==> flow/design.v <==
`timescale 1ns / 1ps
module catTrap(Clk, Reset, Down_b, hCount, vCount, rgb, bright, Block_col, Block_row);
	input	Clk, Reset, Down_b;
	input [7:0] Block_col, Block_row;
	reg btn_flag;
	integer i, j;
	reg [6:0] state;
	input [9:0] hCount, vCount;
	reg [83:0] board_map;    
	output reg [11:0] rgb;
	input bright;
	reg [1:0] cat_flag;
	reg [2:0] block_col;
  reg [2:0] block_row;
	reg [2:0] cat_col;
	reg [2:0] cat_row;
	localparam
		START =    7'b1000000,
		PLAY =   7'b0100000,
		GAMEOVER =   7'b0010000,
		GAMEWIN =  7'b0001000,
	WHITE = 12'b1111_1111_1111;
	parameter GRAY = 12'b1010_1010_1010;
	parameter BLACK = 12'b0000_0000_0000;
	parameter RED = 12'b1111_0000_0000;
	parameter ORANGE = 12'b1111_1000_0000;
	parameter GREEN = 12'b0000_1111_0000;
	wire [11:0] color [0:3];
	wire inbound;
	wire box00, box01, box02, box03, box04, box05, box06;
	wire box10, box11, box12, box13, box14, box15, box16;
	wire box20, box21, box22, box23, box24, box25, box26;
	wire box30, box31, box32, box33, box34, box35, box36;
	wire box40, box41, box42, box43, box44, box45, box46;
	wire box50, box51, box52, box53, box54, box55, box56;
	assign color[0] = WHITE;
	assign color[1] = GRAY;
	assign color[2] = ORANGE;
	assign color[3] = BLACK;
	always@ (*)
	begin
    	if(~bright )	 
			rgb = BLACK;
		else if (inbound)
		begin
			if(box00)
				rgb = color[board_map[70 +: 2]];
			else if (box01)
				rgb = color[board_map[72 +: 2]];
			else if (box02)
				rgb = color[board_map[74 +: 2]];
			else if (box03)
				rgb = color[board_map[76 +: 2]];
			else if (box04)
				rgb = color[board_map[78 +: 2]];
			else if (box05)
				rgb = color[board_map[80 +: 2]];
			else if (box06)
				rgb = color[board_map[82 +: 2]];
			else if (box10)
				rgb = color[board_map[56 +: 2]];
			else if (box11)
				rgb = color[board_map[58 +: 2]];
			else if (box12)
				rgb = color[board_map[60 +: 2]];
			else if (box13)
				rgb = color[board_map[62 +: 2]];
			else if (box14)
				rgb = color[board_map[64 +: 2]];
			else if (box15)
				rgb = color[board_map[66 +: 2]];
			else if (box16)
				rgb = color[board_map[68 +: 2]];
			else if (box20)
				rgb = color[board_map[42 +: 2]];
			else if (box21)
				rgb = color[board_map[44 +: 2]];
			else if (box22)
				rgb = color[board_map[46 +: 2]];
			else if (box23)
				rgb = color[board_map[48 +: 2]];
			else if (box24)
				rgb = color[board_map[50 +: 2]];
			else if (box25)
				rgb = color[board_map[52 +: 2]];
			else if (box26)
				rgb = color[board_map[54 +: 2]];
			else if (box30)
				rgb = color[board_map[28 +: 2]];
			else if (box31)
				rgb = color[board_map[30 +: 2]];
			else if (box32)
				rgb = color[board_map[32 +: 2]];
			else if (box33)
				rgb = color[board_map[34 +: 2]];
			else if (box34)
				rgb = color[board_map[36 +: 2]];
			else if (box35)
				rgb = color[board_map[38 +: 2]];
			else if (box36)
				rgb = color[board_map[40 +: 2]];
			else if (box40)
				rgb = color[board_map[14 +: 2]];
			else if (box41)
				rgb = color[board_map[16 +: 2]];
			else if (box42)
				rgb = color[board_map[18 +: 2]];
			else if (box43)
				rgb = color[board_map[20 +: 2]];
			else if (box44)
				rgb = color[board_map[22 +: 2]];
			else if (box45)
				rgb = color[board_map[24 +: 2]];
			else if (box46)
				rgb = color[board_map[26 +: 2]];
			else if (box50)
				rgb = color[board_map[0 +: 2]];
			else if (box51)
				rgb = color[board_map[2 +: 2]];
			else if (box52)
				rgb = color[board_map[4 +: 2]];
			else if (box53)
				rgb = color[board_map[6 +: 2]];
			else if (box54)
				rgb = color[board_map[8 +: 2]];
			else if (box55)
				rgb = color[board_map[10 +: 2]];
			else if (box56)
				rgb = color[board_map[12 +: 2]];
			else
				rgb = 12'b0000_0111_1111;
		end
		else
		begin
			if (state == GAMEOVER)
				rgb = RED;
			else if (state == GAMEWIN)
				rgb = GREEN;
			else if (state == START)
			     rgb = ORANGE;
			else
				rgb = 12'b1010_1111_1111;
	     end
	end
	assign inbound = ((hCount >= 190)&&(hCount <= 550)&&(vCount >= 140)&&(vCount <= 450));
	assign box00 = ((hCount >= 200)&&(hCount <= 250)&&(vCount >= 150)&&(vCount <= 200));
	assign box01 = ((hCount >= 250)&&(hCount <= 300)&&(vCount >= 150)&&(vCount <= 200));
	assign box02 = ((hCount >= 300)&&(hCount <= 350)&&(vCount >= 150)&&(vCount <= 200));
	assign box03 = ((hCount >= 350)&&(hCount <= 400)&&(vCount >= 150)&&(vCount <= 200));
	assign box04 = ((hCount >= 400)&&(hCount <= 450)&&(vCount >= 150)&&(vCount <= 200));
	assign box05 = ((hCount >= 450)&&(hCount <= 500)&&(vCount >= 150)&&(vCount <= 200));
	assign box06 = ((hCount >= 500)&&(hCount <= 550)&&(vCount >= 150)&&(vCount <= 200));
	assign box10 = ((hCount >= 200)&&(hCount <= 250)&&(vCount >= 200)&&(vCount <= 250));
	assign box11 = ((hCount >= 250)&&(hCount <= 300)&&(vCount >= 200)&&(vCount <= 250));
	assign box12 = ((hCount >= 300)&&(hCount <= 350)&&(vCount >= 200)&&(vCount <= 250));
	assign box13 = ((hCount >= 350)&&(hCount <= 400)&&(vCount >= 200)&&(vCount <= 250));
	assign box14 = ((hCount >= 400)&&(hCount <= 450)&&(vCount >= 200)&&(vCount <= 250));
	assign box15 = ((hCount >= 450)&&(hCount <= 500)&&(vCount >= 200)&&(vCount <= 250));
	assign box16 = ((hCount >= 500)&&(hCount <= 550)&&(vCount >= 200)&&(vCount <= 250));
	assign box20 = ((hCount >= 200)&&(hCount <= 250)&&(vCount >= 250)&&(vCount <= 300));
	assign box21 = ((hCount >= 250)&&(hCount <= 300)&&(vCount >= 250)&&(vCount <= 300));
	assign box22 = ((hCount >= 300)&&(hCount <= 350)&&(vCount >= 250)&&(vCount <= 300));
	assign box23 = ((hCount >= 350)&&(hCount <= 400)&&(vCount >= 250)&&(vCount <= 300));
	assign box24 = ((hCount >= 400)&&(hCount <= 450)&&(vCount >= 250)&&(vCount <= 300));
	assign box25 = ((hCount >= 450)&&(hCount <= 500)&&(vCount >= 250)&&(vCount <= 300));
	assign box26 = ((hCount >= 500)&&(hCount <= 550)&&(vCount >= 250)&&(vCount <= 300));
	assign box30 = ((hCount >= 200)&&(hCount <= 250)&&(vCount >= 300)&&(vCount <= 350));
	assign box31 = ((hCount >= 250)&&(hCount <= 300)&&(vCount >= 300)&&(vCount <= 350));
	assign box32 = ((hCount >= 300)&&(hCount <= 350)&&(vCount >= 300)&&(vCount <= 350));
	assign box33 = ((hCount >= 350)&&(hCount <= 400)&&(vCount >= 300)&&(vCount <= 350));
	assign box34 = ((hCount >= 400)&&(hCount <= 450)&&(vCount >= 300)&&(vCount <= 350));
	assign box35 = ((hCount >= 450)&&(hCount <= 500)&&(vCount >= 300)&&(vCount <= 350));
	assign box36 = ((hCount >= 500)&&(hCount <= 550)&&(vCount >= 300)&&(vCount <= 350));
	assign box40 = ((hCount >= 200)&&(hCount <= 250)&&(vCount >= 350)&&(vCount <= 400));
	assign box41 = ((hCount >= 250)&&(hCount <= 300)&&(vCount >= 350)&&(vCount <= 400));
	assign box42 = ((hCount >= 300)&&(hCount <= 350)&&(vCount >= 350)&&(vCount <= 400));
	assign box43 = ((hCount >= 350)&&(hCount <= 400)&&(vCount >= 350)&&(vCount <= 400));
	assign box44 = ((hCount >= 400)&&(hCount <= 450)&&(vCount >= 350)&&(vCount <= 400));
	assign box45 = ((hCount >= 450)&&(hCount <= 500)&&(vCount >= 350)&&(vCount <= 400));
	assign box46 = ((hCount >= 500)&&(hCount <= 550)&&(vCount >= 350)&&(vCount <= 400));
	assign box50 = ((hCount >= 200)&&(hCount <= 250)&&(vCount >= 400)&&(vCount <= 450));
	assign box51 = ((hCount >= 250)&&(hCount <= 300)&&(vCount >= 400)&&(vCount <= 450));
	assign box52 = ((hCount >= 300)&&(hCount <= 350)&&(vCount >= 400)&&(vCount <= 450));
	assign box53 = ((hCount >= 350)&&(hCount <= 400)&&(vCount >= 400)&&(vCount <= 450));
	assign box54 = ((hCount >= 400)&&(hCount <= 450)&&(vCount >= 400)&&(vCount <= 450));
	assign box55 = ((hCount >= 450)&&(hCount <= 500)&&(vCount >= 400)&&(vCount <= 450));
	assign box56 = ((hCount >= 500)&&(hCount <= 550)&&(vCount >= 400)&&(vCount <= 450));
	reg [83:0] next_map;
	reg [6:0] next_state;
	reg [2:0] next_cat_col;
	reg [2:0] next_cat_row;
	always @ (*)
	begin
		next_state = state;
		next_cat_col = cat_col;
		next_cat_row = cat_row;
		block_row = 3'b000;
		block_col = 3'b000;
		cat_flag = 1;
		for (i = 0; i < 6; i = i + 1)
			for (j = 0; j < 7; j = j + 1)
				next_map[2*((i)*7+(j)) +: 2] = board_map[2*((i)*7+(j)) +: 2];
			case(state)
				START:
				begin
						if (Down_b)
							begin
								 next_state = PLAY;
							end
				end
				PLAY:
				begin
	        if (Down_b)
	            begin
	            case(Block_row)
	               8'b00000000: block_row = 3'b000;
	               8'b00000001: block_row = 3'b001;
	               8'b00000010: block_row = 3'b010;
	               8'b00000100: block_row = 3'b011;
	               8'b00001000: block_row = 3'b100;
	               8'b00010000: block_row = 3'b101;
	               8'b00100000: block_row = 3'b110;
	               8'b01000000: block_row = 3'b111;
	               default: block_row = 3'b000;
	              endcase
	              case(Block_col)
	               8'b00000000: block_col = 3'b000;
	               8'b00000001: block_col = 3'b001;
	               8'b00000010: block_col = 3'b010;
	               8'b00000100: block_col = 3'b011;
	               8'b00001000: block_col = 3'b100;
	               8'b00010000: block_col = 3'b101;
	               8'b00100000: block_col = 3'b110;
	               8'b01000000: block_col = 3'b111;
	               default: block_col = 3'b000;
	              endcase
                    if ((block_row <= 3'd5)&&(block_col <= 3'd6))
                      next_map[2*((block_row)*7+(block_col)) +: 2] = 3;
                    cat_flag = 1;
                    if ((next_map[2*((next_cat_row+1)*7+(next_cat_col)) +: 2] != 3)&&(cat_flag==1))
                      begin
                        next_map[2*((next_cat_row+1)*7+(next_cat_col)) +: 2] = 2;
                        next_map[2*((next_cat_row)*7+(next_cat_col)) +: 2] = 0;
                        next_cat_row = next_cat_row + 1;
                        cat_flag = 0;
                      end
                    else if ((next_map[2*((next_cat_row)*7+(next_cat_col+1)) +: 2] != 3)&&(cat_flag==1))
                      begin
                        next_map[2*((next_cat_row)*7+(next_cat_col+1)) +: 2] = 2;
                        next_map[2*((next_cat_row)*7+(next_cat_col)) +: 2] = 0;
                        next_cat_col = next_cat_col + 1;
                        cat_flag = 0;
                      end
                    else if ((next_map[2*((next_cat_row-1)*7+(next_cat_col)) +: 2] != 3)&&(cat_flag==1))
                      begin
                        next_map[2*((next_cat_row-1)*7+(next_cat_col)) +: 2] = 2;
                        next_map[2*((next_cat_row)*7+(next_cat_col)) +: 2] = 0;
                        next_cat_row = next_cat_row - 1;
                        cat_flag = 0;
                      end
                    else if ((next_map[2*((next_cat_row)*7+(next_cat_col-1)) +: 2] != 3)&&(cat_flag==1))
                      begin
                        next_map[2*((next_cat_row)*7+(next_cat_col-1)) +: 2] = 2;
                        next_map[2*((next_cat_row)*7+(next_cat_col)) +: 2] = 0;
                        next_cat_col = next_cat_col - 1;
                        cat_flag = 0;
                      end
                    else
                      next_state = GAMEWIN;
	            end
								 if ((next_cat_row > 4)||(next_cat_col > 5)||(next_cat_col < 1)||(next_cat_row < 1))
									 next_state = GAMEOVER;
	           end
				GAMEOVER:
				begin
	      end
				GAMEWIN:
				begin
	      end
				default: ;
		  endcase
	end
	always @ (posedge Clk, posedge Reset)
	begin
		if(Reset)
		begin
			state <= START;
			cat_col <= 3'd3;
			cat_row <= 3'd3;
			for (i = 0; i < 6; i = i + 1)
				for (j = 0; j < 7; j = j + 1)
					board_map[2*((i)*7+(j)) +: 2] <= ((i + j) % 2 == 1) ? 2'd1 : 2'd0;
			board_map[48 +: 2] <= 2;  
		end
		else
		begin
			state <= next_state;
			cat_col <= next_cat_col;
			cat_row <= next_cat_row;
			for (i = 0; i < 6; i = i + 1)
				for (j = 0; j < 7; j = j + 1)
					board_map[2*((i)*7+(j)) +: 2] <= next_map[2*((i)*7+(j)) +: 2];
	   end 
    end
endmodule
* From RTL to reports: catTrap
What the tools print for catTrap, step after step. Lines are those of the file above, counted from 1. Cell names lack the library's common part. A cell with n/a has no value.
Inputs: design top catTrap, clock port Clk, library sky130hd, library corner tt_025C_1v80

* After elaboration
Yosys after proc, flatten, opt, wreduce and memory -nomap, before mapping. Memory bits, and registers merged into a memory's read port (data or address), are not among the register bits. Print and check cells are not counted. Equal cells are merged and count once.
Operators by class: $add $sub $neg 10, multipliers 4, divide/modulo/power cells 0, magnitude comparators 34, equality and inequality tests 400, shifts and indexed selects 4, muxes and demuxes 499, bitwise operators 0, reduce/logical cells 149
Operators with widths (number):
- 12-bit parallel mux with 4-bit select | 42
- 31-bit by 5-bit equality test with 1-bit output (second input constant) | 64
- 31-bit by 6-bit equality test with 1-bit output (second input constant) | 40
- 31-bit by 4-bit equality test with 1-bit output (second input constant) | 32
- 2-bit 2-to-1 mux | 378
- 84-bit 2-to-1 mux | 7
- 12-bit 2-to-1 mux | 46
- 31-bit by 3-bit equality test with 1-bit output (second input constant) | 16
- 84-bit by 32-bit indexed select with 2-bit output | 4
- 31-bit by 2-bit equality test with 1-bit output (second input constant) | 8
- 7-bit by 5-bit equality test with 1-bit output (second input constant) | 33
- 32-bit logical NOT | 6
- 2-bit equality test (second input constant) | 84
- 7-bit by 6-bit equality test with 1-bit output (second input constant) | 21
- 31-bit by 1-bit equality test with 1-bit output (second input constant) | 4
- 7-bit by 4-bit equality test with 1-bit output (second input constant) | 17
- 32-bit by 3-bit multiplier with 31-bit output (second input constant) | 1
- 1-bit logical AND | 95
- 10-bit by 9-bit less-or-equal comparator with 1-bit output (second input constant) | 9
- 2-bit by 1-bit equality test with 1-bit output (second input constant) | 42
- 2-bit logical NOT | 42
- 10-bit by 9-bit >= comparator with 1-bit output (second input constant) | 8
- 10-bit by 8-bit >= comparator with 1-bit output (second input constant) | 7
- 31-bit by 3-bit adder with 31-bit output | 2
- 31-bit adder | 2
- 7-bit by 3-bit equality test with 1-bit output (second input constant) | 8
- 7-bit 2-to-1 mux | 7
- 3-bit 2-to-1 mux | 15
Not listed: further kinds 29, cells in them 60.
Storage and ports: register bits after elaboration 97, bits in latches 0, bits in writable memories 0, ROM bits 0, clocked read ports x word width 0, memories 0, input bits 40, output and inout bits 12, elaborated cells 1104

* Logic depth
Depth = most cells in a row (Yosys ltp): at word level without a register or memory, in the mapped netlist without a sequential cell, where the memories' decode and read muxes count.
Logic depth: depth after elaboration 48, ABC_AREA 0, mapped depth 30

* Synthesis result
The flow's flattened synthesis, as Yosys stat reports it; memories are mapped. The netlist is that of the ABC_AREA named above (0 if unset); the other value can give another one.
Cells by type:
- dfrtp_1 | number 67, area in all 1.68E+03 µm²
- a21oi_1 | number 309, area in all 1.55E+03 µm²
- nand2_1 | number 340, area in all 1.28E+03 µm²
- o21ai_0 | number 199, area in all 995.955 µm²
- nor2_1 | number 254, area in all 953.414 µm²
- ha_1 | number 70, area in all 875.84 µm²
- dfstp_2 | number 27, area in all 709.43 µm²
- nand3_1 | number 116, area in all 580.557 µm²
- a31oi_1 | number 81, area in all 506.736 µm²
- nor3_1 | number 95, area in all 475.456 µm²
- clkbuf_1 | number 120, area in all 450.432 µm²
- a211oi_1 | number 46, area in all 345.331 µm²
- fa_1 | number 17, area in all 340.326 µm²
- o211ai_1 | number 45, area in all 337.824 µm²
- xnor2_1 | number 31, area in all 271.51 µm²
- a21o_1 | number 29, area in all 217.709 µm²
- inv_1 | number 58, area in all 217.709 µm²
- xor2_1 | number 24, area in all 210.202 µm²
Other cell types: 90; their cells: 596.
Mapped netlist: cells in the netlist 2524, cell area after synthesis 0.0166084 mm², sequential part of the area 0.002386 mm², flip-flops 94

* Timing after synthesis
Source: OpenSTA report_checks on the synthesized netlist (no wires, ideal clock, input and output delay 20% of the period each), path of least setup slack; recovery checks are left aside. Register names are those of the netlist, which keeps one name where synthesis merged equal registers.
Path after synthesis: path kind input-to-reg, start point input port Block_row[6], end point register board_map[71], clock period 10000 ps, input delay 2000 ps, arrival 8222 ps, required time 9870 ps, path slack 1648 ps, path delay 6352 ps, stages 25, buffers on the path 5, synthesis period reached 8352 ps
"path delay" = arrival - input delay + setup time. "stages": output pins that drive a net of the path, with the launching flip-flop's if there is one; two outputs of one cell count as two. "synthesis period reached" is the clock period less the worst setup slack; recovery checks do not enter. This is arithmetic on one report: input and output delays are still those of the set period (20% each). The rows between start and end are the longest chain of elaborated cells between them; the timing report does not say that the signal goes this way. Where chains are equally long, one stands for them. A line is the first line of the expression or statement that the cell stems from. Yosys adds cells for indexed reads and writes and turns some case tables into memories.
On the way, after synthesis: cell sequence buf_2 -> nor4b_1 -> a211oi_2 -> nor4_1 -> inv_1 -> fa_1 -> fa_1 -> fa_1 -> nand2b_1 -> o2bb2ai_1 -> xor2_1 -> buf_2 -> nand3_2 -> o31ai_1 -> mux2i_1 -> o2111a_1 -> o41ai_1 -> and3_1 -> buf_2 -> nand2_1 -> buf_2 -> clkbuf_1 -> a211o_1 -> a31oi_1 -> o21ai_1, cells in the longest elaborated chain 17, elaborated cells between the ends (all ways) 121, source lines of those cells 17, classes of those cells add/sub: 1; mul: 1; compare: 1; eq/ne: 52; shift: 4; mux: 60; reduce/logical: 2
Ends and longest elaborated chain, after synthesis:
- start: declaration | line 4 | input [7:0] Block_col, Block_row;
- 8-bit by 7-bit equality test with 1-bit output | line 215 | case(Block_row)
- 3-bit parallel mux with 7-bit select | line 215
- 3-bit 2-to-1 mux | line 213 | if (Down_b)
- 3-bit 2-to-1 mux | line 203 | case(state)
- 3-bit by 3-bit multiplier with 6-bit output | line 238 | next_map[2*((block_row)*7+(block_col)) +: 2] = 3;
- 6-bit by 3-bit adder with 7-bit output | line 238
- 32-bit logical NOT | line 238
- (+3 left out)
- 84-bit 2-to-1 mux | line 203
- 84-bit by 32-bit indexed select with 2-bit output | line 261 | else if ((next_map[2*((next_cat_row)*7+(next_cat_col-1)) +: 2] != 3)&&(cat_flag==1))
- 2-bit inequality test | line 261
- 84-bit 2-to-1 mux | line 261
- 84-bit 2-to-1 mux | line 254 | else if ((next_map[2*((next_cat_row-1)*7+(next_cat_col)) +: 2] != 3)&&(cat_flag==1))
- 84-bit 2-to-1 mux | line 247 | else if ((next_map[2*((next_cat_row)*7+(next_cat_col+1)) +: 2] != 3)&&(cat_flag==1))
- 84-bit 2-to-1 mux | line 240 | if ((next_map[2*((next_cat_row+1)*7+(next_cat_col)) +: 2] != 3)&&(cat_flag==1))
- end: assignment | line 292 | board_map[2*((i)*7+(j)) +: 2] <= ((i + j) % 2 == 1) ? 2'd1 : 2'd0;
- end: assignment | line 302 | board_map[2*((i)*7+(j)) +: 2] <= next_map[2*((i)*7+(j)) +: 2];
- end: declaration | line 9 | reg [83:0] board_map;

* Worst path after layout
From the final timing report of stored run 1: the path of least setup slack in the routed layout; clock arrival at registers is part of the times. The path's times are printed in steps of 10 ps; the period is the one set.
Path post-layout: path kind input-to-reg, start point input port Block_row[6], end point register state, clock period 10300 ps, input delay 2060 ps, arrival 9970 ps, required time 10580 ps, path slack 610 ps, stages 25, buffers on the path 3
An end named without its bit number is one bit of that signal or, where synthesis recoded a state register, one of its new flip-flops.
On the way, post-layout: cell sequence clkdlybuf4s50_1 -> nor4b_1 -> a211oi_2 -> nor4_1 -> inv_1 -> fa_1 -> fa_1 -> inv_1 -> ha_1 -> a21o_1 -> a21oi_2 -> xnor2_1 -> buf_4 -> a2111oi_4 -> buf_4 -> a21oi_1 -> a311oi_1 -> o211ai_1 -> a221o_1 -> nand4bb_4 -> and2_1 -> o21ai_1 -> a211oi_2 -> mux2i_1 -> o41ai_2
Ends and longest elaborated chain, post-layout:
- start: declaration | line 4 | input [7:0] Block_col, Block_row;
- end: assignment | line 287 | state <= START;
- end: assignment | line 297 | state <= next_state;
- end: declaration | line 7 | reg [6:0] state;
Chain of elaborated cells between the ends: none given.

--- measured runs ---
Design catTrap on sky130hd. What follows are 5 stored runs of the flow, each under its own settings; their order means nothing. The constraints put input and output delay at 20% of the set period each and load the outputs with 0.01 pF.
"achieved clock period" = clock period - worst setup slack. The figure is calculated, with input and output delays left at 20% of the set period.
"critical setup path time" means the part of the period allowed to the worst setup path (the constraints hold back 20% at inputs and 20% at outputs) less its slack; where the path has registers, the arrival times of their clocks count too.
"total power after layout" rests on the timing tool's default activity at the inputs, not on a simulated workload.
"critical setup path time" is given in steps of 10 ps.

* Stored run 1 | settings: CORE_UTILIZATION 30; period_ns 10.3; CAP_MARGIN 20; CORE_MARGIN 2; SLEW_MARGIN 20 | results: netlist area reported by Yosys 0.0166084 mm²; die outline area 0.0572597 mm²; standard-cell area after routing 0.0183589 mm²; utilization after layout 33.5 %; lowest setup slack 608 ps; total negative slack 0 ps; worst hold slack after layout 517 ps; total power after layout 1434 µW; achieved clock period 9692 ps; critical setup path time 7630 ps; worst setup path kind input-to-reg
* Stored run 2 | settings: ABC_AREA 1; CAP_MARGIN 40; CELL_PAD_IN_SITES_DETAIL_PLACEMENT 0; CORE_ASPECT_RATIO 0.7; CORE_UTILIZATION 58; CTS_CLUSTER_DIAMETER 23; CTS_CLUSTER_SIZE 13; GPL_ROUTABILITY_DRIVEN 0; GPL_TIMING_DRIVEN 0; HOLD_SLACK_MARGIN 0.19; MIN_ROUTING_LAYER met1; PLACE_DENSITY_LB_ADDON 0.04; SETUP_SLACK_MARGIN -0.11; SLEW_MARGIN 10; TNS_END_PERCENT 55; period_ns 6.2; CORE_MARGIN 2 | did not finish, routing stopped with GRT-0232
* Stored run 3 | settings: CAP_MARGIN 0; CELL_PAD_IN_SITES_GLOBAL_PLACEMENT 2; CORE_ASPECT_RATIO 0.64; CORE_UTILIZATION 65; CTS_CLUSTER_SIZE 98; GPL_ROUTABILITY_DRIVEN 0; MAX_ROUTING_LAYER met4; SETUP_SLACK_MARGIN 1.14; TNS_END_PERCENT 90; period_ns 10.0; CORE_MARGIN 2; SLEW_MARGIN 20 | did not finish, placement stopped with GPL-0301
* Stored run 4 | settings: ABC_AREA 1; CAP_MARGIN 40; CELL_PAD_IN_SITES_DETAIL_PLACEMENT 0; CORE_ASPECT_RATIO 0.7; CORE_UTILIZATION 21; CTS_CLUSTER_DIAMETER 379; CTS_CLUSTER_SIZE 55; GPL_TIMING_DRIVEN 0; MIN_ROUTING_LAYER met2; PLACE_DENSITY_LB_ADDON 0.04; SETUP_SLACK_MARGIN 0.81; SLEW_MARGIN 10; TNS_END_PERCENT 55; period_ns 6.2; CORE_MARGIN 2 | did not finish, routing stopped with GRT-0116
* Stored run 5 | settings: ABC_AREA 1; CAP_MARGIN 40; CELL_PAD_IN_SITES_DETAIL_PLACEMENT 0; CORE_ASPECT_RATIO 0.7; CORE_UTILIZATION 21; CTS_CLUSTER_DIAMETER 379; CTS_CLUSTER_SIZE 15; GPL_ROUTABILITY_DRIVEN 0; GPL_TIMING_DRIVEN 0; MIN_ROUTING_LAYER met2; PLACE_DENSITY_LB_ADDON 0.04; SETUP_SLACK_MARGIN -0.11; SLEW_MARGIN 10; TNS_END_PERCENT 55; period_ns 6.2; CORE_MARGIN 2 | did not finish, routing stopped with GRT-0116
--- end ---
